==> flow/design.v <==
module LASER (
    input CLK,
    input RST,
    input [3:0] X,
    input [3:0] Y,
    output reg [3:0] C1X,
    output reg [3:0] C1Y,
    output reg [3:0] C2X,
    output reg [3:0] C2Y,
    output reg DONE);
  parameter DATA_WIDTH      = 4;
  parameter VALID_POINT_NUM = 40;
  parameter VALID_POINT_NUM_BY_FOUR = 10;
  parameter ITER_NUM        = 4;
  parameter VALID_PTS_WIDTH       = 6;
  parameter RADIUS = 4;
  integer idx,depth;
  reg[6:0] currentState, nextState;
  localparam IDLE         = 7'b0000001;
  localparam RD_DATA      = 7'b0000010;
  localparam FIRST_TRY_C1 = 7'b0000100;
  localparam FIND_C2      = 7'b0001000;
  localparam FIND_C1      = 7'b0010000;
  localparam EVAL         = 7'b0100000;
  localparam FINISH         = 7'b1000000;
  wire state_IDLE         = currentState[0];
  wire state_RD_DATA      = currentState[1];
  wire state_FIRST_TRY_C1 = currentState[2];
  wire state_FIND_C2      = currentState[3];
  wire state_FIND_C1      = currentState[4];
  wire state_EVAL         = currentState[5];
  wire state_DONE         = currentState[6];
  reg[5:0] valid_pts_cnt;
  reg[DATA_WIDTH-1:0] row_ptr,col_ptr;
  reg[2:0] iters_cnt ;
  wire[1:0] rd_data_in_switch = valid_pts_cnt[1:0];
  reg[VALID_PTS_WIDTH-1:0] curr_valid_Num_acc_ff;
  reg[VALID_PTS_WIDTH-1:0] best_Num_ff;
  reg[DATA_WIDTH-1:0] bestC1X_ff,bestC1Y_ff,bestC2X_ff,bestC2Y_ff;
  reg[DATA_WIDTH-1:0] valid_pts_X_cir_buf[0:VALID_POINT_NUM_BY_FOUR-1][0:3];
  reg[DATA_WIDTH-1:0] valid_pts_Y_cir_buf[0:VALID_POINT_NUM_BY_FOUR-1][0:3];
  reg [VALID_PTS_WIDTH-1:0] det_inside_C1;
  reg [VALID_PTS_WIDTH-1:0] det_inside_C2;
  reg [VALID_PTS_WIDTH-1:0] curr_valid_Num_acc_wr;
  wire[3:0] pt_is_in;
  wire[DATA_WIDTH-1:0] current_validX1 = valid_pts_X_cir_buf[VALID_POINT_NUM_BY_FOUR-1][0];
  wire[DATA_WIDTH-1:0] current_validY1 = valid_pts_Y_cir_buf[VALID_POINT_NUM_BY_FOUR-1][0];
  wire[DATA_WIDTH-1:0] current_validX2 = valid_pts_X_cir_buf[VALID_POINT_NUM_BY_FOUR-1][1];
  wire[DATA_WIDTH-1:0] current_validY2 = valid_pts_Y_cir_buf[VALID_POINT_NUM_BY_FOUR-1][1];
  wire[DATA_WIDTH-1:0] current_validX3 = valid_pts_X_cir_buf[VALID_POINT_NUM_BY_FOUR-1][2];
  wire[DATA_WIDTH-1:0] current_validY3 = valid_pts_Y_cir_buf[VALID_POINT_NUM_BY_FOUR-1][2];
  wire[DATA_WIDTH-1:0] current_validX4 = valid_pts_X_cir_buf[VALID_POINT_NUM_BY_FOUR-1][3];
  wire[DATA_WIDTH-1:0] current_validY4 = valid_pts_Y_cir_buf[VALID_POINT_NUM_BY_FOUR-1][3];
  wire rd_data_done_f        = valid_pts_cnt == (VALID_POINT_NUM-1) && state_RD_DATA;
  wire valid_pts_traversed_f = valid_pts_cnt == (VALID_POINT_NUM_BY_FOUR-1) &&
       (state_FIND_C1 || state_FIND_C2 || state_FIRST_TRY_C1) ;
  wire first_try_done_f      = row_ptr == 15 && col_ptr == 15
       && state_FIRST_TRY_C1 && valid_pts_traversed_f;
  wire find_C2_done_f      = row_ptr == 15 && col_ptr == 15 && state_FIND_C2;
  wire find_C1_done_f      = row_ptr == 15 && col_ptr == 15 && state_FIND_C1;
  wire value_converged_f   = curr_valid_Num_acc_ff == best_Num_ff && state_EVAL;
  wire iters_done_f        = iters_cnt == ITER_NUM-1;
  always @(posedge CLK)
  begin
    if(RST)
    begin
      currentState <= RD_DATA;
    end
    else
    begin
      currentState <= nextState;
    end
  end
  always @(*)
  begin
    case (currentState)
      IDLE    :
      begin
        nextState            = RD_DATA;
      end
      RD_DATA :
      begin
        nextState            = rd_data_done_f   ? FIRST_TRY_C1 : RD_DATA;
      end
      FIRST_TRY_C1 :
      begin
        nextState            = first_try_done_f ? FIND_C2 : FIRST_TRY_C1;
      end
      FIND_C2 :
      begin
        nextState            = find_C2_done_f ? FIND_C1 : FIND_C2;
      end
      FIND_C1 :
      begin
        nextState            =  find_C1_done_f ? EVAL : FIND_C1;
      end
      EVAL    :
      begin
        nextState            = (iters_done_f || value_converged_f) ? FINISH:FIND_C2;
      end
      FINISH    :
      begin
        nextState            = IDLE;
      end
      default :
      begin
        nextState            = IDLE;
      end
    endcase
  end
  always @(posedge CLK)
  begin
    if(RST)
    begin
      row_ptr <= 0;
      col_ptr <= 0;
    end
    else if(state_IDLE || currentState != nextState)
    begin
      row_ptr <= 0;
      col_ptr <= 0;
    end
    else
    begin
      if(first_try_done_f || find_C1_done_f || find_C2_done_f)
      begin
        row_ptr  <= 0;
        col_ptr  <= 0;
      end
      else
      begin
        row_ptr  <= (col_ptr == 15) && valid_pts_traversed_f ?
                 row_ptr+1 : row_ptr ;
        col_ptr  <= valid_pts_traversed_f ?
                 ((col_ptr==15) ? 0 :col_ptr+1) : col_ptr;
      end
    end
  end
  always @(posedge CLK)
  begin
    if(RST)
    begin
      valid_pts_cnt <= 0;
    end
    else if(state_IDLE || currentState != nextState || valid_pts_traversed_f)
    begin
      valid_pts_cnt <= 0;
    end
    else if(state_RD_DATA)
    begin
      valid_pts_cnt <= valid_pts_cnt + 1;
    end
    else if(state_FIND_C1 || state_FIND_C2 || state_FIRST_TRY_C1)
    begin
      valid_pts_cnt <= valid_pts_cnt + 1;
    end
    else
    begin
      valid_pts_cnt <= valid_pts_cnt;
    end
  end
  always @(posedge CLK)
  begin
    if(RST)
    begin
      iters_cnt <= 0;
    end
    else if(state_IDLE)
    begin
      iters_cnt <= 0;
    end
    else if(find_C1_done_f)
    begin
      iters_cnt <= iters_cnt + 1;
    end
    else
    begin
      ;
    end
  end
  always @(posedge CLK)
  begin
    if(state_RD_DATA)
    begin
      for ( depth = 0 ; depth < 4 ; depth = depth + 1)
        for(idx = 1 ; idx < VALID_POINT_NUM_BY_FOUR ; idx = idx+1)
        begin
          if(rd_data_in_switch==2'b00)
          begin
            valid_pts_X_cir_buf[idx][depth] <= valid_pts_X_cir_buf[idx-1][depth];
            valid_pts_Y_cir_buf[idx][depth] <= valid_pts_Y_cir_buf[idx-1][depth];
          end
        end
      case(rd_data_in_switch)
        2'b00:
        begin
          valid_pts_X_cir_buf[0][0] <= X;
          valid_pts_Y_cir_buf[0][0] <= Y;
        end
        2'b01:
        begin
          valid_pts_X_cir_buf[0][1] <= X;
          valid_pts_Y_cir_buf[0][1] <= Y;
        end
        2'b10:
        begin
          valid_pts_X_cir_buf[0][2] <= X;
          valid_pts_Y_cir_buf[0][2] <= Y;
        end
        2'b11:
        begin
          valid_pts_X_cir_buf[0][3] <= X;
          valid_pts_Y_cir_buf[0][3] <= Y;
        end
        default:
        begin
          valid_pts_X_cir_buf[0][0] <= 0;
          valid_pts_Y_cir_buf[0][0] <= 0;
        end
      endcase
    end
    else if((state_FIND_C1 || state_FIRST_TRY_C1 || state_FIND_C2))
    begin
      for(depth = 0 ;depth < 4 ; depth= depth + 1)
        for(idx = 1 ; idx < VALID_POINT_NUM_BY_FOUR ; idx = idx+1)
        begin
          valid_pts_X_cir_buf[idx][depth] <= valid_pts_X_cir_buf[idx-1][depth];
          valid_pts_Y_cir_buf[idx][depth] <= valid_pts_Y_cir_buf[idx-1][depth];
          valid_pts_X_cir_buf[0][depth] <= valid_pts_X_cir_buf[VALID_POINT_NUM_BY_FOUR-1][depth];
          valid_pts_Y_cir_buf[0][depth] <= valid_pts_Y_cir_buf[VALID_POINT_NUM_BY_FOUR-1][depth];
        end
    end
    else
    begin
      ;
    end
  end
  always @(posedge CLK)
  begin
    if(RST)
    begin
      bestC1X_ff <= 0;
      bestC1Y_ff <= 0;
      bestC2X_ff <= 0;
      bestC2Y_ff <= 0;
      best_Num_ff <= 0;
    end
    else if(state_IDLE)
    begin
      bestC1X_ff <= 0;
      bestC1Y_ff <= 0;
      bestC2X_ff <= 0;
      bestC2Y_ff <= 0;
      best_Num_ff <= 0;
    end
    else if(state_FIRST_TRY_C1 || state_FIND_C1)
    begin
      if(curr_valid_Num_acc_wr >= best_Num_ff)
      begin
        bestC1X_ff <= col_ptr;
        bestC1Y_ff <= row_ptr;
        best_Num_ff <= curr_valid_Num_acc_wr;
      end
      else
      begin
        ;
      end
    end
    else if(state_FIND_C2)
    begin
      if(curr_valid_Num_acc_wr >= best_Num_ff)
      begin
        bestC2X_ff <= col_ptr;
        bestC2Y_ff <= row_ptr;
        best_Num_ff <= curr_valid_Num_acc_wr;
      end
      else
      begin
        ;
      end
    end
    else
    begin
      bestC1X_ff <= bestC1X_ff;
      bestC1Y_ff <= bestC1Y_ff;
      bestC2X_ff <= bestC2X_ff;
      bestC2Y_ff <= bestC2Y_ff;
      best_Num_ff <= best_Num_ff;
    end
  end
  always @(posedge CLK)
  begin
    if(RST)
    begin
      C1X <= 0;
      C1Y <= 0;
      C2X <= 0;
      C2Y <= 0;
      DONE <= 0;
    end
    else if(state_IDLE)
    begin
      C1X <= 0;
      C1Y <= 0;
      C2X <= 0;
      C2Y <= 0;
      DONE <= 0;
    end
    else if(state_DONE)
    begin
      C1X <= bestC1X_ff;
      C1Y <= bestC1Y_ff;
      C2X <= bestC2X_ff;
      C2Y <= bestC2Y_ff;
      DONE <= 1;
    end
    else
    begin
      ;
    end
  end
  reg[DATA_WIDTH-1:0] C1_Xin;
  reg[DATA_WIDTH-1:0] C1_Yin;
  wire[DATA_WIDTH-1:0] C1_Xin_feed = C1_Xin;
  wire[DATA_WIDTH-1:0] C1_Yin_feed = C1_Yin;
  reg[DATA_WIDTH-1:0] C2_Xin;
  reg[DATA_WIDTH-1:0] C2_Yin;
  wire[DATA_WIDTH-1:0] C2_Xin_feed = C2_Xin;
  wire[DATA_WIDTH-1:0] C2_Yin_feed = C2_Yin;
  always @(*)
  begin:DET_IN_INPUTS
    if(state_FIRST_TRY_C1)
    begin
      C1_Xin = col_ptr;
      C1_Yin = row_ptr;
      C2_Xin = col_ptr;
      C2_Yin = row_ptr;
    end
    else if(state_FIND_C1)
    begin
      C1_Xin = col_ptr;
      C1_Yin = row_ptr;
      C2_Xin = bestC2X_ff;
      C2_Yin = bestC2Y_ff;
    end
    else if(state_FIND_C2)
    begin
      C1_Xin = bestC1X_ff;
      C1_Yin = bestC1Y_ff;
      C2_Xin = col_ptr;
      C2_Yin = row_ptr;
    end
    else
    begin
      C1_Xin = 0;
      C1_Yin = 0;
      C2_Xin = 0;
      C2_Yin = 0;
    end
  end
  always @(posedge CLK )
  begin
    if(RST)
    begin
      curr_valid_Num_acc_ff <= 0;
    end
    else if(state_IDLE || valid_pts_traversed_f||currentState!=nextState)
    begin
      curr_valid_Num_acc_ff <= 0;
    end
    else if(state_FIND_C1 || state_FIND_C2 || state_FIRST_TRY_C1)
    begin
      curr_valid_Num_acc_ff <= curr_valid_Num_acc_wr;
    end
    else
    begin
      curr_valid_Num_acc_ff <= curr_valid_Num_acc_ff;
    end
  end
  always @(*)
  begin
    curr_valid_Num_acc_wr = (pt_is_in[0] + pt_is_in[1]) + (pt_is_in[2] +pt_is_in[3])
                          + curr_valid_Num_acc_ff;
  end
  det_inside
    #(
      .RADIUS (RADIUS )
    )
    u_det_inside0(
      .circle1X (C1_Xin_feed ),
      .circle1Y (C1_Yin_feed ),
      .circle2X (C2_Xin_feed ),
      .circle2Y (C2_Yin_feed ),
      .validX   (current_validX1),
      .validY   (current_validY1),
      .pt_is_in (pt_is_in[0] )
    );
  det_inside
    #(
      .RADIUS (RADIUS )
    )
    u_det_inside1(
      .circle1X (C1_Xin_feed ),
      .circle1Y (C1_Yin_feed ),
      .circle2X (C2_Xin_feed ),
      .circle2Y (C2_Yin_feed ),
      .validX   (current_validX2),
      .validY   (current_validY2),
      .pt_is_in (pt_is_in[1] )
    );
  det_inside
    #(
      .RADIUS (RADIUS )
    )
    u_det_inside2(
      .circle1X (C1_Xin_feed ),
      .circle1Y (C1_Yin_feed ),
      .circle2X (C2_Xin_feed ),
      .circle2Y (C2_Yin_feed ),
      .validX   (current_validX3   ),
      .validY   (current_validY3  ),
      .pt_is_in (pt_is_in[2] )
    );
  det_inside
    #(
      .RADIUS (RADIUS )
    )
    u_det_inside3(
      .circle1X (C1_Xin_feed ),
      .circle1Y (C1_Yin_feed ),
      .circle2X (C2_Xin_feed ),
      .circle2Y (C2_Yin_feed ),
      .validX   (current_validX4   ),
      .validY   (current_validY4   ),
      .pt_is_in (pt_is_in[3] )
    );
endmodule
module det_inside(input[3:0] circle1X,
                    input[3:0] circle1Y,
                    input[3:0] circle2X,
                    input[3:0] circle2Y,
                    input[3:0] validX,
                    input[3:0] validY,
                    output pt_is_in);
  parameter RADIUS = 4;
  reg det_inside_C1,det_inside_C2;
  wire signed[4:0] dispC1X = validX - circle1X;
  reg[3:0] absDispC1X;
  wire signed[4:0] dispC1Y = validY - circle1Y;
  reg[3:0] absDispC1Y;
  wire signed[4:0] dispC2X = validX - circle2X;
  reg[3:0] absDispC2X;
  wire signed[4:0] dispC2Y = validY - circle2Y;
  reg[3:0] absDispC2Y;
  always @(*)
  begin: absoulute
    if(dispC1X > 0)
    begin
      absDispC1X = dispC1X;
    end
    else
    begin
      absDispC1X = ~dispC1X+1;
    end
    if(dispC1Y > 0)
    begin
      absDispC1Y = dispC1Y;
    end
    else
    begin
      absDispC1Y = ~dispC1Y+1;
    end
    if(dispC2X > 0)
    begin
      absDispC2X = dispC2X;
    end
    else
    begin
      absDispC2X = ~dispC2X+1;
    end
    if(dispC2Y > 0)
    begin
      absDispC2Y = dispC2Y;
    end
    else
    begin
      absDispC2Y = ~dispC2Y+1;
    end
  end
  always@(*)
  begin: DET_INSIDE
    det_inside_C1 = ((absDispC1X == RADIUS) && (absDispC1Y == 0))
                  || ((absDispC1X == 0) && (absDispC1Y == RADIUS))
                  || (((absDispC1X <= RADIUS - 1) && (absDispC1Y <= RADIUS - 1))
                      && ~((absDispC1X == RADIUS - 1) && (absDispC1Y == RADIUS - 1)));
    det_inside_C2 = ((absDispC2X == RADIUS) && (absDispC2Y == 0))
                  || ((absDispC2X == 0) && (absDispC2Y == RADIUS))
                  || (((absDispC2X <= RADIUS - 1) && (absDispC2Y <= RADIUS - 1))
                      && ~((absDispC2X == RADIUS - 1) && (absDispC2Y == RADIUS - 1)));
  end
  assign pt_is_in = det_inside_C1 || det_inside_C2;
endmodule
## Step by step through the tools: LASER

Each step is given for the RTL above and for the edited RTL.
"original" refers to lines of the RTL above, "edited" to lines of the edited file.
"difference" is "edited" less "original", of the values as shown; "rel. change" is that difference over "original", in percent.
Operators carry their Yosys type and port widths (W data, S select, Z words).
Not given: --

| design | value |
|---|---|
| design top | LASER |
| clock input | CLK |
| standard-cell library | sky130hd |
| timing corner | tt_025C_1v80 |

## The edit

Unified diff, file above to edited file.
The edited RTL no longer does the same as the RTL above: the edit was made by script, with no optimisation intended.

```diff
@@ -323,5 +323,6 @@
   reg[DATA_WIDTH-1:0] C1_Yin;
   wire[DATA_WIDTH-1:0] C1_Xin_feed = C1_Xin;
-  wire[DATA_WIDTH-1:0] C1_Yin_feed = C1_Yin;
+  reg[DATA_WIDTH-1:0] C1_Yin_feed;
+  always @(posedge CLK) C1_Yin_feed <= C1_Yin;
   reg[DATA_WIDTH-1:0] C2_Xin;
   reg[DATA_WIDTH-1:0] C2_Yin;
```

## After elaboration

Source: Yosys, flattened and elaborated. Widths are those after wreduce. Registers that Yosys merges into a memory's read port (data or address) are not register bits. Print and check cells do not count. Equal cells are merged and count once.

Word-level totals:

| what | original | edited | difference | rel. change (%) |
|---|---|---|---|---|
| bits in registers | 389 | 393 | +4 | +1.03 |
| input port bits | 10 | 10 | 0 | 0.00 |
| output and inout bits | 17 | 17 | 0 | 0.00 |
| cells after elaboration | 636 | 637 | +1 | +0.16 |

Operators by class:

| what | original | edited | difference | rel. change (%) |
|---|---|---|---|---|
| add/subtract/negate cells | 40 | 40 | 0 | 0.00 |
| $lt $le $gt $ge | 33 | 33 | 0 | 0.00 |
| equal/unequal tests | 52 | 52 | 0 | 0.00 |
| multiplexer cells | 280 | 280 | 0 | 0.00 |
| bitwise logic cells | 25 | 25 | 0 | 0.00 |
| reduce/logical cells | 110 | 110 | 0 | 0.00 |

Operators by type and width:

| operator | original | edited | difference | rel. change (%) |
|---|---|---|---|---|
| $mux W4 | 270 | 270 | 0 | 0.00 |
| $logic_and A1 B1 Y1 | 49 | 49 | 0 | 0.00 |
| $logic_or A1 B1 Y1 | 31 | 31 | 0 | 0.00 |
| $add A4 B2 Y4 const B | 16 | 16 | 0 | 0.00 |
| $eq A4 B2 Y1 const B | 16 | 16 | 0 | 0.00 |
| $eq A4 B3 Y1 const B | 16 | 16 | 0 | 0.00 |
| $gt A5 B1 Y1 const B | 16 | 16 | 0 | 0.00 |
| $le A4 B2 Y1 const B | 16 | 16 | 0 | 0.00 |
| $logic_not A4 Y1 | 16 | 16 | 0 | 0.00 |
| $not A4 Y4 | 16 | 16 | 0 | 0.00 |
| $sub A4 B4 Y5 | 16 | 16 | 0 | 0.00 |
| $not A1 Y1 | 9 | 9 | 0 | 0.00 |
| $mux W6 | 6 | 6 | 0 | 0.00 |
| $reduce_and A2 Y1 | 5 | 5 | 0 | 0.00 |
| $ne A2 B1 Y1 const B | 4 | 4 | 0 | 0.00 |
| $reduce_bool A2 Y1 | 3 | 3 | 0 | 0.00 |
| $reduce_or A2 Y1 | 3 | 3 | 0 | 0.00 |
| $add A1 B1 Y2 | 2 | 2 | 0 | 0.00 |
| $add A4 B1 Y4 const B | 2 | 2 | 0 | 0.00 |
| $eq A2 B2 Y1 const B | 2 | 2 | 0 | 0.00 |
| $eq A4 B4 Y1 const B | 2 | 2 | 0 | 0.00 |
| $add A2 B2 Y3 | 1 | 1 | 0 | 0.00 |
| $add A3 B1 Y3 const B | 1 | 1 | 0 | 0.00 |
| $add A3 B6 Y6 | 1 | 1 | 0 | 0.00 |
| $add A6 B1 Y6 const B | 1 | 1 | 0 | 0.00 |
| $eq A2 B1 Y1 const B | 1 | 1 | 0 | 0.00 |
| $eq A3 B2 Y1 const B | 1 | 1 | 0 | 0.00 |
| $eq A6 B4 Y1 const B | 1 | 1 | 0 | 0.00 |

Not every row of either side is listed.

## Logic depth

Longest topological path by Yosys (ltp), each cell counted once; first at word level (registers and memories cut), then after technology mapping (sequential cells cut; the memories' decode and read muxes count).

Depth:

| what | original | edited | difference | rel. change (%) |
|---|---|---|---|---|
| depth in word-level cells | 20 | 20 | 0 | 0.00 |
| ABC_AREA | 0 | 0 | -- | -- |
| gate-level depth with buffers | 34 | 33 | -1 | -2.94 |
| mapped depth without buffers | 32 | 30 | -2 | -6.25 |

## After synthesis

Source: synth_stat.txt of the flow (Yosys; design flattened, memories mapped). It holds for the ABC_AREA given above (unset counts as 0); a run with the other value may have another netlist.

Synthesis totals:

| what | original | edited | difference | rel. change (%) |
|---|---|---|---|---|
| cells in the netlist | 1380 | 1480 | +100 | +7.25 |
| cell area after synthesis (µm²) | 17782.1 | 18386.4 | +604.3 | +3.40 |
| sequential area (µm²) | 10990.5 | 11070.6 | +80.1 | +0.73 |
| flip-flop cells | 389 | 393 | +4 | +1.03 |
| buffers | 42 | 49 | +7 | +16.67 |

Cells by type:

| type | original | edited | difference | rel. change (%) |
|---|---|---|---|---|
| sky130_fd_sc_hd__nand2_1 | 70 | 109 | +39 | +55.71 |
| sky130_fd_sc_hd__xnor2_1 | 72 | 53 | -19 | -26.39 |
| sky130_fd_sc_hd__o21ai_0 | 69 | 83 | +14 | +20.29 |
| sky130_fd_sc_hd__clkbuf_1 | 26 | 37 | +11 | +42.31 |
| sky130_fd_sc_hd__inv_1 | 88 | 98 | +10 | +11.36 |
| sky130_fd_sc_hd__maj3_1 | 27 | 17 | -10 | -37.04 |
| sky130_fd_sc_hd__a21o_1 | 6 | 16 | +10 | +166.67 |
| sky130_fd_sc_hd__a21oi_1 | 55 | 63 | +8 | +14.55 |
| sky130_fd_sc_hd__nand3_1 | 24 | 32 | +8 | +33.33 |
| sky130_fd_sc_hd__and2_1 | 11 | 3 | -8 | -72.73 |
| sky130_fd_sc_hd__mux2i_1 | 52 | 45 | -7 | -13.46 |
| sky130_fd_sc_hd__buf_2 | 11 | 4 | -7 | -63.64 |
| sky130_fd_sc_hd__nor3_1 | 20 | 14 | -6 | -30.00 |
| sky130_fd_sc_hd__nand2b_1 | 6 | 12 | +6 | +100.00 |
| sky130_fd_sc_hd__o21a_1 | 9 | 4 | -5 | -55.56 |
| sky130_fd_sc_hd__and3_1 | 8 | 3 | -5 | -62.50 |
| sky130_fd_sc_hd__maj3_2 | 5 | 0 | -5 | -100.00 |
| sky130_fd_sc_hd__a22o_1 | 3 | 8 | +5 | +166.67 |

Not every row of either side is listed.
The figures by module come from a second, unflattened synthesis with its own total; it is not the netlist above.

Second synthesis, totals:

| what | original | edited | difference | rel. change (%) |
|---|---|---|---|---|
| cell total of the unflattened synthesis | 1441 | 1451 | +10 | +0.69 |
| area (unflattened synthesis) (µm²) | 18201.2 | 18287.5 | +86.3 | +0.47 |

Each row is one instance without its submodules.

By module, original:

| module | instances | cells | area (µm²) | sequential area (µm²) |
|---|---|---|---|---|
| LASER | 1 | 809 | 13496.7 | 10990.5 |
| det_inside (RADIUS=4) | 4 | 158 | 1176.1 | 0.0 |

By module, edited:

| module | instances | cells | area (µm²) | sequential area (µm²) |
|---|---|---|---|---|
| LASER | 1 | 819 | 13583.0 | 11070.6 |
| det_inside (RADIUS=4) | 4 | 158 | 1176.1 | 0.0 |

## Worst setup path after synthesis

Path of least setup slack by OpenSTA after synthesis, without wires, with an ideal clock, recovery checks aside; 20% of the period is set as input and as output delay. Where synthesis merged equal registers, the netlist keeps one of their names.

Timing after synthesis:

| what | original | edited | difference | rel. change (%) |
|---|---|---|---|---|
| path kind | reg-to-reg | reg-to-reg | -- | -- |
| from | register currentState[2] | register currentState[2] | -- | -- |
| to | register valid_pts_X_cir_buf | register valid_pts_X_cir_buf | -- | -- |
| period (ps) | 6500 | 6500 | 0 | 0.00 |
| library setup time (ps) | 685 | 1054 | +369 | -- |
| time at the first pin (ps) | 0 | 0 | 0 | -- |
| arrival time (ps) | 7802 | 15352 | +7550 | +96.77 |
| required time (ps) | 5815 | 5446 | -369 | -6.35 |
| path slack (ps) | -1988 | -9906 | -7918 | -- |
| path delay (ps) | 8487 | 16406 | +7919 | +93.31 |
| stages | 7 | 7 | 0 | 0.00 |
| path buffers | 2 | 3 | +1 | +50.00 |
| synthesis period reached (ps) | 8488 | 16406 | +7918 | +93.28 |

"path delay" is the arrival time less input delay plus setup time.
"stages" counts driving pins, that of a launching flip-flop among them; a cell with two outputs on the path counts twice.
"synthesis period reached" = period - worst setup slack (recovery checks aside). The figure is calculated, with input and output delays left at 20% of the set period.
An end named without its bit number is one bit of that signal or, where synthesis recoded a state register, one of its new flip-flops.
The rows between start and end are the longest chain of elaborated cells between them; the timing report does not say that the signal goes this way. Where chains are equally long, one stands for them.
Each line given opens the expression or statement behind the cell; cells for indexed reads and writes are added by Yosys, which also makes memories of some case tables.
A register here has more assigning lines than the two given.
original: The path ends at the enable pin of a flip-flop; only ways to that pin are counted.

| between the ends, after synthesis, original | value |
|---|---|
| cells stage by stage | sky130_fd_sc_hd__dfxtp_1 > sky130_fd_sc_hd__buf_2 > sky130_fd_sc_hd__clkbuf_1 > sky130_fd_sc_hd__or2_2 > sky130_fd_sc_hd__nor2_2 > sky130_fd_sc_hd__nand2_1 > sky130_fd_sc_hd__o21a_1 |
| length of the longest elaborated chain | 4 |
| elaborated cells on any way between the ends | 4 |
| those cells by class | reduce/logical: 4 |

RTL lines, path after synthesis, original:

| what | line | text |
|---|---|---|
| start, declared | 18 | `reg[6:0] currentState, nextState;` |
| start, assigned | 67 | `currentState <= RD_DATA;` |
| start, assigned | 71 | `currentState <= nextState;` |
| $logic_or A1 B1 Y1 x2 | 222 | `else if((state_FIND_C1 \|\| state_FIRST_TRY_C1 \|\| state_FIND_C2))` |
| $reduce_bool A2 Y1 | -- |  |
| $reduce_and A2 Y1 | -- |  |
| end, assigned | 227 | `valid_pts_X_cir_buf[idx][depth] <= valid_pts_X_cir_buf[idx-1][depth];` |
| end, assigned | 229 | `valid_pts_X_cir_buf[0][depth] <= valid_pts_X_cir_buf[VALID_POINT_NUM_BY_FOUR-1][depth];` |
| end, declared | 40 | `reg[DATA_WIDTH-1:0] valid_pts_X_cir_buf[0:VALID_POINT_NUM_BY_FOUR-1][0:3];` |

edited: The path ends at the enable pin of a flip-flop; only ways to that pin are counted.

| between the ends, after synthesis, edited | value |
|---|---|
| cells stage by stage | sky130_fd_sc_hd__dfxtp_1 > sky130_fd_sc_hd__buf_2 > sky130_fd_sc_hd__buf_4 > sky130_fd_sc_hd__or3_1 > sky130_fd_sc_hd__clkbuf_1 > sky130_fd_sc_hd__nor2_1 > sky130_fd_sc_hd__a21oi_1 |
| length of the longest elaborated chain | 4 |
| elaborated cells on any way between the ends | 4 |
| those cells by class | reduce/logical: 4 |

RTL lines, path after synthesis, edited:

| what | line | text |
|---|---|---|
| start, declared | 18 | `reg[6:0] currentState, nextState;` |
| start, assigned | 67 | `currentState <= RD_DATA;` |
| start, assigned | 71 | `currentState <= nextState;` |
| $logic_or A1 B1 Y1 x2 | 222 | `else if((state_FIND_C1 \|\| state_FIRST_TRY_C1 \|\| state_FIND_C2))` |
| $reduce_bool A2 Y1 | -- |  |
| $reduce_and A2 Y1 | -- |  |
| end, assigned | 227 | `valid_pts_X_cir_buf[idx][depth] <= valid_pts_X_cir_buf[idx-1][depth];` |
| end, assigned | 229 | `valid_pts_X_cir_buf[0][depth] <= valid_pts_X_cir_buf[VALID_POINT_NUM_BY_FOUR-1][depth];` |
| end, declared | 40 | `reg[DATA_WIDTH-1:0] valid_pts_X_cir_buf[0:VALID_POINT_NUM_BY_FOUR-1][0:3];` |

## Timing after layout

From the final timing report of each run of pair 1: the path of least setup slack in the routed layout; clock arrival at registers is part of the times.
The path's times are printed in steps of 10 ps; the period is the one set.

Timing post-layout:

| what | original | edited | difference | rel. change (%) |
|---|---|---|---|---|
| path kind | reg-to-reg | reg-to-reg | -- | -- |
| from | register currentState[3] | register currentState[4] | -- | -- |
| to | register (name not given) | register (name not given) | -- | -- |
| period (ps) | 6320 | 6320 | 0 | 0.00 |
| library setup time (ps) | 150 | 140 | -10 | -- |
| time at the first pin (ps) | 530 | 560 | +30 | +5.66 |
| arrival time (ps) | 6630 | 6760 | +130 | +1.96 |
| required time (ps) | 6700 | 6720 | +20 | +0.30 |
| path slack (ps) | 60 | -30 | -90 | -- |
| stages | 31 | 33 | +2 | +6.45 |
| path buffers | 2 | 3 | +1 | +50.00 |

The rows between start and end are the longest chain of elaborated cells between them; the timing report does not say that the signal goes this way. Where chains are equally long, one stands for them.

| between the ends, post-layout, original | value |
|---|---|
| cells stage by stage | sky130_fd_sc_hd__dfxtp_2 > sky130_fd_sc_hd__nor2b_4 > sky130_fd_sc_hd__or2_1 > sky130_fd_sc_hd__buf_4 > sky130_fd_sc_hd__a22o_1 > sky130_fd_sc_hd__buf_4 > sky130_fd_sc_hd__ha_1 > sky130_fd_sc_hd__inv_1 > sky130_fd_sc_hd__ha_1 > sky130_fd_sc_hd__a31oi_1 > sky130_fd_sc_hd__maj3_1 > sky130_fd_sc_hd__o21bai_1 > sky130_fd_sc_hd__inv_1 > sky130_fd_sc_hd__a31oi_2 > sky130_fd_sc_hd__mux2_4 > sky130_fd_sc_hd__nand4_1 > sky130_fd_sc_hd__a32oi_2 > sky130_fd_sc_hd__fa_1 > sky130_fd_sc_hd__fa_2 > sky130_fd_sc_hd__inv_2 > sky130_fd_sc_hd__fa_1 > sky130_fd_sc_hd__ha_1 > sky130_fd_sc_hd__a21o_1 > sky130_fd_sc_hd__a21oi_2 > sky130_fd_sc_hd__nor2b_1 > sky130_fd_sc_hd__o21ai_1 > sky130_fd_sc_hd__nand2b_1 > sky130_fd_sc_hd__a21oi_4 > sky130_fd_sc_hd__nor2_4 > sky130_fd_sc_hd__mux2i_1 > sky130_fd_sc_hd__nor2_1 |
| length of the longest elaborated chain | 18 |
| elaborated cells on any way between the ends | 230 |
| those cells by class | add/sub: 36; compare: 33; eq/ne: 32; mux: 28; logic: 24; reduce/logical: 77 |

RTL lines, path post-layout, original:

| what | line | text |
|---|---|---|
| start, declared | 18 | `reg[6:0] currentState, nextState;` |
| start, assigned | 67 | `currentState <= RD_DATA;` |
| start, assigned | 71 | `currentState <= nextState;` |
| $mux W4 | 346 | `else if(state_FIND_C2)` |
| $mux W4 | 339 | `else if(state_FIND_C1)` |
| $mux W4 | 332 | `if(state_FIRST_TRY_C1)` |
| $sub A4 B4 Y5 | 447 | `wire signed[4:0] dispC1X = validX - circle1X;` |
| $not A4 Y4 | 463 | `absDispC1X = ~dispC1X+1;` |
| $add A4 B2 Y4 | 463 |  |
| $mux W4 | 457 | `if(dispC1X > 0)` |
| [... 4 more ...] | -- |  |
| $logic_or A1 B1 Y1 | 492 | `det_inside_C1 = ((absDispC1X == RADIUS) && (absDispC1Y == 0))` |
| $logic_or A1 B1 Y1 | 501 | `assign pt_is_in = det_inside_C1 \|\| det_inside_C2;` |
| $add A1 B1 Y2 | 382 | `curr_valid_Num_acc_wr = (pt_is_in[0] + pt_is_in[1]) + (pt_is_in[2] +pt_is_in[3])` |
| $add A2 B2 Y3 | 382 |  |
| $add A3 B6 Y6 | 382 |  |
| $ge A6 B6 Y1 | 271 |  |
| $reduce_and A3 Y1 | -- |  |
| end, assigned | 273 |  |
| end, assigned | 286 |  |
| end, declared | 39 |  |

Nets of the timed path that keep an RTL name, with a line that drives or declares them; the list need not be complete.

Nets with RTL names, path post-layout, original:

| net | line |
|---|---|
| curr_valid_Num_acc_wr[1] | 382 |

| between the ends, post-layout, edited | value |
|---|---|
| cells stage by stage | sky130_fd_sc_hd__dfxtp_4 > sky130_fd_sc_hd__buf_6 > sky130_fd_sc_hd__nor2_4 > sky130_fd_sc_hd__nand3_4 > sky130_fd_sc_hd__nand2_4 > sky130_fd_sc_hd__ha_4 > sky130_fd_sc_hd__inv_2 > sky130_fd_sc_hd__ha_4 > sky130_fd_sc_hd__inv_4 > sky130_fd_sc_hd__ha_4 > sky130_fd_sc_hd__or3_4 > sky130_fd_sc_hd__nand2_2 > sky130_fd_sc_hd__o22ai_2 > sky130_fd_sc_hd__a221oi_2 > sky130_fd_sc_hd__nand2_1 > sky130_fd_sc_hd__or4_1 > sky130_fd_sc_hd__o211ai_1 > sky130_fd_sc_hd__buf_4 > sky130_fd_sc_hd__o311a_1 > sky130_fd_sc_hd__fa_1 > sky130_fd_sc_hd__fa_2 > sky130_fd_sc_hd__inv_2 > sky130_fd_sc_hd__fa_1 > sky130_fd_sc_hd__ha_1 > sky130_fd_sc_hd__a21o_1 > sky130_fd_sc_hd__a21o_1 > sky130_fd_sc_hd__a21o_1 > sky130_fd_sc_hd__a21o_1 > sky130_fd_sc_hd__a21oi_4 > sky130_fd_sc_hd__buf_12 > sky130_fd_sc_hd__nor2_4 > sky130_fd_sc_hd__mux2i_1 > sky130_fd_sc_hd__nor2_1 |
| length of the longest elaborated chain | 17 |
| elaborated cells on any way between the ends | 189 |
| those cells by class | add/sub: 28; compare: 25; eq/ne: 24; mux: 18; logic: 20; reduce/logical: 74 |

RTL lines, path post-layout, edited:

| what | line | text |
|---|---|---|
| start, declared | 18 | `reg[6:0] currentState, nextState;` |
| start, assigned | 67 | `currentState <= RD_DATA;` |
| start, assigned | 71 | `currentState <= nextState;` |
| $mux W4 | 340 | `else if(state_FIND_C1)` |
| $mux W4 | 333 | `if(state_FIRST_TRY_C1)` |
| $sub A4 B4 Y5 | 448 | `wire signed[4:0] dispC1X = validX - circle1X;` |
| $not A4 Y4 | 464 | `absDispC1X = ~dispC1X+1;` |
| $add A4 B2 Y4 | 464 |  |
| $mux W4 | 458 | `if(dispC1X > 0)` |
| $eq A4 B2 Y1 | 496 | `&& ~((absDispC1X == RADIUS - 1) && (absDispC1Y == RADIUS - 1)));` |
| [... 3 more ...] | -- |  |
| $logic_or A1 B1 Y1 | 493 | `det_inside_C1 = ((absDispC1X == RADIUS) && (absDispC1Y == 0))` |
| $logic_or A1 B1 Y1 | 502 | `assign pt_is_in = det_inside_C1 \|\| det_inside_C2;` |
| $add A1 B1 Y2 | 383 | `curr_valid_Num_acc_wr = (pt_is_in[0] + pt_is_in[1]) + (pt_is_in[2] +pt_is_in[3])` |
| $add A2 B2 Y3 | 383 |  |
| $add A3 B6 Y6 | 383 |  |
| $ge A6 B6 Y1 | 258 |  |
| $reduce_and A2 Y1 | -- |  |
| end, assigned | 261 |  |
| end, assigned | 285 |  |
| end, declared | 39 |  |

Nets with RTL names, path post-layout, edited:

| net | line |
|---|---|
| curr_valid_Num_acc_wr[1] | 383 |

## Layout results

Runs of the flow (Yosys, OpenROAD) on both versions; the two runs of a pair have the same settings. The constraints put input and output delay at 20% of the set period each and load the outputs with 0.01 pF.

| flow settings, pair 1 | value |
|---|---|
| period_ns | 6.32 |
| CAP_MARGIN | 20 |
| CORE_MARGIN | 2 |
| CORE_UTILIZATION | 40 |
| SLEW_MARGIN | 20 |

Measured results, pair 1:

| what | original | edited | difference | rel. change (%) |
|---|---|---|---|---|
| cell area after synthesis (µm²) | 17782.1 | 18386.4 | +604.3 | +3.40 |
| die footprint (µm²) | 46158.4 | 47696.4 | +1538.0 | +3.33 |
| standard-cell area of the final layout (µm²) | 21782.1 | 21863.5 | +81.4 | +0.37 |
| utilization of the finished layout | 0.495 | 0.482 | -0.013 | -- |
| worst setup slack after layout (ps) | 63 | -35 | -98 | -- |
| post-route setup TNS (ps) | 0 | -258 | -258 | -- |
| total power after layout (W) | 0.01151 | 0.010754 | -0.000756 | -6.57 |
| achieved clock period (ps) | 6257 | 6355 | +98 | +1.57 |

| flow settings, pair 2 | value |
|---|---|
| CORE_MARGIN | 8 |
| CORE_UTILIZATION | 20 |
| CTS_CLUSTER_DIAMETER | 97 |
| MAX_ROUTING_LAYER | met5 |
| PLACE_DENSITY_LB_ADDON | 0.05 |
| SETUP_SLACK_MARGIN | 0.88 |
| period_ns | 4.82 |
| CAP_MARGIN | 20 |
| SLEW_MARGIN | 20 |

Measured results, pair 2:

| what | original | edited | difference | rel. change (%) |
|---|---|---|---|---|
| cell area after synthesis (µm²) | 17782.1 | 18386.4 | +604.3 | +3.40 |
| die footprint (µm²) | 98709.1 | 101889.0 | +3179.9 | +3.22 |
| standard-cell area of the final layout (µm²) | 24588.6 | 24557.3 | -31.3 | -0.13 |
| utilization of the finished layout | 0.279 | 0.269 | -0.010 | -- |
| worst setup slack after layout (ps) | -1493 | -1524 | -31 | -- |
| post-route setup TNS (ps) | -33709 | -34269 | -560 | -- |
| total power after layout (W) | 0.017037 | 0.01596 | -0.001077 | -6.32 |
| achieved clock period (ps) | 6313 | 6344 | +31 | +0.49 |

"achieved clock period": clock period set for the run, less the worst setup slack. It is reckoned from that one timing run; input and output delays stay at 20% of the period that was set.
By "total power after layout" is meant OpenSTA's value without simulated activity: inputs other than the clock are taken to toggle once in ten clock periods, and the tool carries that through the logic.
